==> flow/design.v <==
typedef struct packed { logic req; logic [2:0] req_id; logic req_type; logic [63:0] req_data1; logic [63:0] req_data2;} req_pkt_type;
typedef struct packed { logic rsp; logic [2:0] rsp_id; logic [63:0] rsp_data;} rsp_pkt_type;
module execution_unit (
input logic clk,
input logic rst_b,
input logic req,
input logic [2:0] req_id,
input logic req_type,
input logic [63:0] req_data1,
input logic [63:0] req_data2,
output logic fifo_full,
output logic rsp,
output logic [2:0] rsp_id,
output logic [63:0] rsp_data );
req_pkt_type input_req;
rsp_pkt_type output_rsp;
assign input_req = {req, req_id, req_type, req_data1, req_data2};
assign rsp = output_rsp.rsp;
assign rsp_id = output_rsp.rsp_id;
assign rsp_data = output_rsp.rsp_data;
logic write_in, read;
req_pkt_type output_req;
logic mul_req, mul_rsp, mul_grant, mul_free;
logic [2:0] mul_req_id, mul_rsp_id;
logic [63:0] mul_rsp_data;
logic add_req, add_rsp, add_grant, add_free;
logic [2:0] add_req_id, add_rsp_id;
logic [63:0] add_rsp_data;
logic [1:0] rr_req;
logic [1:0] rr_grant;
assign write_in = input_req.req;
inp_fifo i_inp_fifo(.clk(clk), .rst_b(rst_b), .write_in(write_in), .read(read), .input_req(input_req), .output_req(output_req), .fifo_full(fifo_full));
assign read = output_req.req && (mul_req || add_req);
assign mul_req = output_req.req && (output_req.req_type == 1'b1) && mul_free;
mul i_mul (
.clk(clk), .rst_b(rst_b), 
.mul_req(mul_req),
.mul_req_id(output_req.req_id),
.mul_data1(output_req.req_data1),
.mul_data2(output_req.req_data2),
.grant(mul_grant),
.mul_rsp(mul_rsp),
.mul_rsp_id(mul_rsp_id),
.mul_rsp_data(mul_rsp_data),
.mul_free(mul_free)
);
assign add_req = output_req.req && (output_req.req_type == 1'b0) && add_free;
add i_add (
.clk(clk), .rst_b(rst_b), 
.add_req(add_req),
.add_req_id(output_req.req_id),
.add_data1(output_req.req_data1),
.add_data2(output_req.req_data2),
.grant(add_grant),
.add_rsp(add_rsp),
.add_rsp_id(add_rsp_id),
.add_rsp_data(add_rsp_data),
.add_free(add_free)
);
assign rr_req = {mul_rsp, add_rsp};
assign mul_grant = rr_grant[1];
assign add_grant = rr_grant[0];
assign rr_grant = {rr_req[1], rr_req[0] & ~rr_req[1]};
assign output_rsp.rsp = |rr_grant;
assign output_rsp.rsp_id = rr_grant[1] ? mul_rsp_id : rr_grant[0] ? add_rsp_id : '0;
assign output_rsp.rsp_data = rr_grant[1] ? mul_rsp_data : rr_grant[0] ? add_rsp_data : '0;
endmodule
module inp_fifo #(parameter DEPTH = 4, PTR_WIDTH = $clog2(DEPTH))
(
   input  logic   clk,
   input  logic   rst_b,
   input logic    write_in, 
   input logic    read, 
   input req_pkt_type input_req,  
   output req_pkt_type output_req,  
   output logic fifo_full   
);
logic fifo_empty;
logic [DEPTH-1:0][132:0] fifo_mem;  
logic [PTR_WIDTH-1 : 0] rd_ptr;
logic [PTR_WIDTH-1 : 0] wr_ptr;
logic [PTR_WIDTH : 0] count;
always_ff @(posedge clk or negedge rst_b)
begin
   if(~rst_b) begin
      wr_ptr     <= '0;       
      rd_ptr     <= '0;      
      count <= '0;
      fifo_mem <= '0;
   end else begin
   if(read) begin
         rd_ptr <= rd_ptr + 1'b1;                          
   end  
   if(write_in) begin
         fifo_mem[wr_ptr] <= input_req;              
         wr_ptr <= wr_ptr + 1'b1;           
   end
   if(read && !write_in) begin
	  count <= count - 1;
   end   
   else if(write_in && !read) begin
	  count <= count + 1;
   end   
   end
end   
assign output_req = !fifo_empty ? fifo_mem[rd_ptr] : '0;
assign fifo_empty = (count == 0) ? 1'b1 : 1'b0;                            
assign fifo_full = (count == DEPTH) ? 1'b1 : 1'b0;
endmodule
module add (
    input logic clk,
	input logic rst_b,
    input logic add_req,
	input logic [2:0] add_req_id,
	input logic [63:0] add_data1,
	input logic [63:0] add_data2,
	input logic grant,
	output logic add_rsp,
	output logic [2:0] add_rsp_id,
	output logic [63:0] add_rsp_data,
	output logic add_free
);
logic add_req_q;
logic [2:0] add_req_id_q;
logic [63:0] add_data1_q, add_data2_q;
logic add_rsp_prev;
logic [2:0] add_rsp_id_prev;
logic [64:0] add_rsp_data_prev;
always_ff @(posedge clk or negedge rst_b) begin
    if(!rst_b) begin
	    add_free <= 1'b1;
		add_rsp <= '0;
		add_rsp_id <= '0;
		add_rsp_data <= '0;
		add_rsp_prev <= '0;
		add_req_q <= '0;
	end else 
	begin
	    if(add_req) add_free <= 1'b0;
	    add_req_q <= add_req;
		add_req_id_q <= add_req_id;
		add_data1_q <= add_data1;
		add_data2_q <= add_data2;
		add_rsp_prev <= add_req_q;
		add_rsp_id_prev <= add_req_id_q;
		add_rsp_data_prev <= (add_data1_q + add_data2_q);
		if(grant) begin
		    add_free <= 1'b1;
			add_rsp <= 0;
			add_rsp_id <= '0;
			add_rsp_data <= '0;
		end else begin
			if(add_rsp_prev) begin
				add_rsp <= 1'b1;
				add_rsp_id <= add_rsp_id_prev;
				add_rsp_data <= add_rsp_data_prev[63:0];
			end
		end	
    end
end
endmodule
module mul (
    input logic clk,
	input logic rst_b,
    input logic mul_req,
	input logic [2:0] mul_req_id,
	input logic [63:0] mul_data1,
	input logic [63:0] mul_data2,
	input logic grant,
	output logic mul_rsp,
	output logic [2:0] mul_rsp_id,
	output logic [63:0] mul_rsp_data,
	output logic mul_free
);
logic mul_req_q;
logic [2:0] mul_req_id_q;
logic [63:0] mul_data1_q, mul_data2_q;
logic mul_req_q2;
logic [2:0] mul_req_id_q2;
logic [63:0] mul_data1_q2, mul_data2_q2;
logic mul_rsp_prev;
logic [2:0] mul_rsp_id_prev;
logic [128:0] mul_rsp_data_prev;
always_ff @(posedge clk or negedge rst_b) begin
    if(!rst_b) begin
	    mul_free <= 1'b1;
		mul_req_q <= '0;
		mul_req_q2 <= '0;
		mul_rsp <= '0;
		mul_rsp_id <= '0;
		mul_rsp_data <= '0;
		mul_rsp_prev <= '0;
	end else begin
	    if(mul_req) mul_free <= 1'b0;
	    mul_req_q <= mul_req;
		mul_req_id_q <= mul_req_id;
		mul_data1_q <= mul_data1;
		mul_data2_q <= mul_data2;
		mul_req_q2 <= mul_req_q;
		mul_req_id_q2 <= mul_req_id_q;
		mul_data1_q2 <= mul_data1_q;
		mul_data2_q2 <= mul_data2_q;
		mul_rsp_prev <= mul_req_q2;
		mul_rsp_id_prev <= mul_req_id_q2;
		mul_rsp_data_prev <= (mul_data1_q2 * mul_data2_q2);
		if(grant) begin
		    mul_free <= 1'b1;
			mul_rsp <= 0;
			mul_rsp_id <= '0;
			mul_rsp_data <= '0;
		end else begin
			if(mul_rsp_prev) begin
				mul_rsp <= 1'b1;
				mul_rsp_id <= mul_rsp_id_prev;
				mul_rsp_data <= mul_rsp_data_prev[63:0];
			end
		end	
    end
end
endmodule
Reports on execution_unit

Tool output for the design above, in the order of the flow.
Lines are those of the file above, counted from 1.
Operators carry their Yosys type and port widths (W data, S select, Z words).
The mark -- stands for no value.

Top: execution_unit
Clock: clk
Library: sky130hd
Timing corner: tt_025C_1v80

Elaborated design

Source: Yosys, flattened and elaborated, memories not mapped. Widths are those after wreduce. Registers that Yosys merges into a memory's read port (data or address) are not register bits. Print and check cells do not count. Equal cells are merged and count once.

Bits of input ports: 135
Output and inout port bits: 69
Register bits: 1075

Reductions and logical operators: 17
Shift-type cells: 3
Muxes and demuxes: 25
Add/subtract/negate cells: 6
Eq/ne operators: 1
$mul: 3
Bitwise operators: 6

Operators by type and width:

| cell                         | count |
| $mul A64 B64 Y64             | 1 |
| $shift A133 B33 Y532         | 1 |
| $shift A133 B33 Y532 const A | 1 |
| $shiftx A532 B32 Y133        | 1 |
| $and A532 B532 Y532          | 1 |
| $or A532 B532 Y532           | 1 |
| $not A532 Y532               | 1 |
| $mux W64                     | 6 |
| $mux W133                    | 1 |
| $add A64 B64 Y64             | 1 |
| $mul A2 B8 Y10 const B       | 2 |
| $neg A32 Y33                 | 1 |
| $mux W3                      | 8 |
| $reduce_bool A2 Y1           | 5 |
| $mux W1                      | 10 |
| $logic_and A1 B1 Y1          | 7 |
| $add A2 B1 Y2 const B        | 2 |
| $add A3 B1 Y3 const B        | 1 |
| $sub A3 B1 Y3 const B        | 1 |
| $eq A3 B3 Y1 const B         | 1 |
| $logic_not A3 Y1             | 1 |
| $not A1 Y1                   | 2 |
| $logic_not A1 Y1             | 2 |
| $reduce_or A2 Y1             | 1 |
| $and A1 B1 Y1                | 1 |
| $logic_or A1 B1 Y1           | 1 |

Depth

Longest topological path by Yosys (ltp), each cell counted once; first at word level (registers and memories cut), then after technology mapping (sequential cells cut; the memories' decode and read muxes count).

Depth in word-level cells: 12
ABC_AREA: 0
Mapped depth: 34
Gate-level depth less buffers: 31

Synthesis result

The flow's flattened synthesis, as Yosys stat reports it; memories are mapped. The netlist is that of the ABC_AREA named above (0 if unset); the other value can give another one.

Cells in the netlist: 10087
Chip area (Yosys): 107637.0 sq um
Flip-flop cells: 1075
Sequential part of the area: 28870.2 sq um

Cells by type:

| cell                      | count | area in all (sq um) |
| sky130_fd_sc_hd__fa_1     | 1833  | 3.67E+04 |
| sky130_fd_sc_hd__dfrtp_1  | 680   | 1.7E+04 |
| sky130_fd_sc_hd__edfxtp_1 | 393   | 1.18E+04 |
| sky130_fd_sc_hd__inv_1    | 1938  | 7.27E+03 |
| sky130_fd_sc_hd__and2_1   | 941   | 5.89E+03 |
| sky130_fd_sc_hd__a22o_1   | 596   | 5.22E+03 |
| sky130_fd_sc_hd__ha_1     | 379   | 4.74E+03 |
| sky130_fd_sc_hd__nand2_1  | 1246  | 4.68E+03 |
| sky130_fd_sc_hd__mux4_2   | 133   | 3E+03 |
| sky130_fd_sc_hd__clkbuf_1 | 620   | 2.33E+03 |
| sky130_fd_sc_hd__xnor2_1  | 187   | 1.64E+03 |
| sky130_fd_sc_hd__mux2i_1  | 136   | 1.36E+03 |
| sky130_fd_sc_hd__nor2b_1  | 149   | 932.144 |
| sky130_fd_sc_hd__nor2_1   | 200   | 750.72 |
| sky130_fd_sc_hd__a21oi_1  | 134   | 670.643 |
| sky130_fd_sc_hd__xor2_1   | 56    | 490.47 |
| sky130_fd_sc_hd__a21o_1   | 51    | 382.867 |
| sky130_fd_sc_hd__o21ai_0  | 64    | 320.307 |

Other cell types: 56; their cells: 351.
By module: a second synthesis without flattening, with its own total; a netlist apart from the flattened one above.

Cells (unflattened synthesis): 10241
Area total of the unflattened synthesis: 112330.2 sq um

Rows give one instance, submodules left out.

By module:

| module         | cells | seq. area (sq um) | times used | area (sq um) |
| mul            | 7622  | 11682.5           | 1          | 75905.3 |
| inp_fifo       | 1533  | 13487.9           | 1          | 23038.3 |
| add            | 997   | 7723.7            | 1          | 12653.4 |
| execution_unit | 89    | 0.0               | 1          | 733.2 |

Path before layout

Path of least setup slack by OpenSTA after synthesis, without wires, with an ideal clock, recovery checks aside; 20% of the period is set as input and as output delay. Where synthesis merged equal registers, the netlist keeps one of their names.

Path type: reg2reg
Start point: register i_mul.mul_data2_q2[4]
End point: register i_mul.mul_rsp_data_prev[61]
Library setup time: 258 ps
Path buffers: 3
Clock period: 10000 ps
Time at the first pin: 0 ps
Arrival time: 8216 ps
Setup slack: 1527 ps
Delay of the path: 8474 ps
Stages on the path: 31
Required time: 9742 ps
Synthesis period reached: 8473 ps

"delay of the path" is the arrival time less input delay plus setup time.
"stages on the path": output pins that drive a net of the path, with the launching flip-flop's if there is one; two outputs of one cell count as two.
"synthesis period reached" = period - worst setup slack (recovery checks aside). The figure is calculated, with input and output delays left at 20% of the set period.
The rows between start and end are the longest chain of elaborated cells between them; the timing report does not say that the signal goes this way. Where chains are equally long, one stands for them.
A line is the first line of the expression or statement that the cell stems from. Yosys adds cells for indexed reads and writes and turns some case tables into memories.

Cell sequence: sky130_fd_sc_hd__edfxtp_1 sky130_fd_sc_hd__clkbuf_1 sky130_fd_sc_hd__clkbuf_1 sky130_fd_sc_hd__nand2_1 sky130_fd_sc_hd__fa_1 sky130_fd_sc_hd__fa_1 sky130_fd_sc_hd__inv_1 sky130_fd_sc_hd__fa_1 sky130_fd_sc_hd__fa_1 sky130_fd_sc_hd__fa_1 sky130_fd_sc_hd__inv_1 sky130_fd_sc_hd__fa_1 sky130_fd_sc_hd__inv_1 sky130_fd_sc_hd__fa_1 sky130_fd_sc_hd__fa_1 sky130_fd_sc_hd__fa_1 sky130_fd_sc_hd__inv_1 sky130_fd_sc_hd__fa_1 sky130_fd_sc_hd__inv_1 sky130_fd_sc_hd__ha_1 sky130_fd_sc_hd__clkbuf_1 sky130_fd_sc_hd__a21o_1 sky130_fd_sc_hd__a211oi_1 sky130_fd_sc_hd__a211o_1 sky130_fd_sc_hd__a21oi_1 sky130_fd_sc_hd__nor2b_1 sky130_fd_sc_hd__a41oi_1 sky130_fd_sc_hd__a211o_1 sky130_fd_sc_hd__a31o_2 sky130_fd_sc_hd__a21oi_1 sky130_fd_sc_hd__xnor2_1
Cells in the longest elaborated chain: 1
Elaborated cells between the ends (all ways): 1
Source lines of those cells: 1

Ends and longest elaborated chain, post-synthesis:

| element            | RTL line | text |
| start: declaration | 180      | `logic [63:0] mul_data1_q2, mul_data2_q2;` |
| start: assignment  | 202      | `mul_data2_q2 <= mul_data2_q;` |
| $mul A64 B64 Y64   | 205      | `mul_rsp_data_prev <= (mul_data1_q2 * mul_data2_q2);` |
| end: assignment    | 205      |  |
| end: declaration   | 183      | `logic [128:0] mul_rsp_data_prev;` |

Timing after layout

Path of least setup slack in the final report of run 1 (OpenROAD, finished layout, wires in). Where an end is a register, its clock arrival counts in the times.
The report prints the path's times to 10 ps; the period is as set.

Path type: reg2reg
Start point: register i_mul.mul_data2_q2[9]
End point: register i_mul.mul_rsp_data_prev[63]
Time at the first pin: 750 ps
Library setup time: 250 ps
Arrival time: 9330 ps
Path buffers: 4
Stages on the path: 33
Setup slack: -1870 ps
Required time: 7460 ps
Clock period: 6990 ps

The rows between start and end are the longest chain of elaborated cells between them; the timing report does not say that the signal goes this way. Where chains are equally long, one stands for them.

Cell sequence: sky130_fd_sc_hd__edfxtp_1 sky130_fd_sc_hd__buf_12 sky130_fd_sc_hd__buf_8 sky130_fd_sc_hd__and2_4 sky130_fd_sc_hd__fa_1 sky130_fd_sc_hd__inv_1 sky130_fd_sc_hd__fa_1 sky130_fd_sc_hd__inv_2 sky130_fd_sc_hd__fa_1 sky130_fd_sc_hd__fa_1 sky130_fd_sc_hd__fa_1 sky130_fd_sc_hd__inv_1 sky130_fd_sc_hd__fa_1 sky130_fd_sc_hd__inv_2 sky130_fd_sc_hd__fa_1 sky130_fd_sc_hd__fa_1 sky130_fd_sc_hd__fa_1 sky130_fd_sc_hd__inv_1 sky130_fd_sc_hd__fa_1 sky130_fd_sc_hd__inv_2 sky130_fd_sc_hd__ha_4 sky130_fd_sc_hd__a21o_1 sky130_fd_sc_hd__or3_1 sky130_fd_sc_hd__a311oi_2 sky130_fd_sc_hd__o32ai_2 sky130_fd_sc_hd__a21oi_2 sky130_fd_sc_hd__buf_6 sky130_fd_sc_hd__a41oi_4 sky130_fd_sc_hd__buf_12 sky130_fd_sc_hd__a211o_4 sky130_fd_sc_hd__a311oi_2 sky130_fd_sc_hd__o21bai_1 sky130_fd_sc_hd__xnor2_1
Cells in the longest elaborated chain: 1
Elaborated cells between the ends (all ways): 1
Source lines of those cells: 1

Ends and longest elaborated chain, after layout:

| element            | RTL line | text |
| start: declaration | 180      | `logic [63:0] mul_data1_q2, mul_data2_q2;` |
| start: assignment  | 202      | `mul_data2_q2 <= mul_data2_q;` |
| $mul A64 B64 Y64   | 205      | `mul_rsp_data_prev <= (mul_data1_q2 * mul_data2_q2);` |
| end: assignment    | 205      |  |
| end: declaration   | 183      | `logic [128:0] mul_rsp_data_prev;` |

Add stored flow runs of execution_unit

Measured data: module execution_unit, platform sky130hd, 4 stored runs of the flow under differing settings, order arbitrary. Input and output delays are each 20% of the period that was set; the output load is 0.01 pF.
"clock period achieved" = clock period - worst setup slack. The figure is calculated, with input and output delays left at 20% of the set period.
By "time used up by the worst setup path" is meant the share of the clock period that the worst setup path is allowed (20% is reserved at inputs, 20% at outputs), minus its slack. Clock arrival times at its registers enter into it.
"time used up by the worst setup path" is given in steps of 10 ps.
Among the settings, - means not set for that run.

| name                                      | run 1    | run 2    | run 3    | run 4    |
| CORE_ASPECT_RATIO                         | 1.59     | 1.59     | -        | 1.21     |
| HOLD_SLACK_MARGIN                         | 0.19     | -        | -        | -        |
| MIN_ROUTING_LAYER                         | met2     | met1     | -        | met2     |
| period_ns                                 | 6.99     | 6.99     | 10.0     | 10.0     |
| CAP_MARGIN                                | 20       | 20       | 20       | 20       |
| CORE_MARGIN                               | 2        | 2        | 2        | 2        |
| CORE_UTILIZATION                          | 40       | 40       | 40       | 40       |
| SLEW_MARGIN                               | 20       | 20       | 20       | 20       |
| PLACE_DENSITY_LB_ADDON                    | -        | 0.18     | -        | -        |
| time used up by the worst setup path (ps) | 8860     | 8810     | 9660     | 9760     |
| critical path type                        | reg2reg  | reg2reg  | reg2reg  | reg2reg  |
| clock period achieved (ps)                | 8863     | 8811     | 9659     | 9761     |
| post-route utilization (%)                | 46.7     | 46.6     | 43.7     | 44.0     |
| worst slack on setup checks (ps)          | -1873    | -1821    | 341      | 239      |
| standard-cell area after layout (sq um)   | 125254.0 | 125016.0 | 117089.0 | 117886.0 |
| post-route worst hold slack (ps)          | 355      | 350      | 340      | 351      |
| area of the synthesized netlist (sq um)   | 107637.0 | 107637.0 | 107637.0 | 107637.0 |
| setup TNS (ps)                            | -65148   | -62499   | 0        | 0        |
| die area (sq um)                          | 273370.0 | 273370.0 | 273257.0 | 273275.0 |
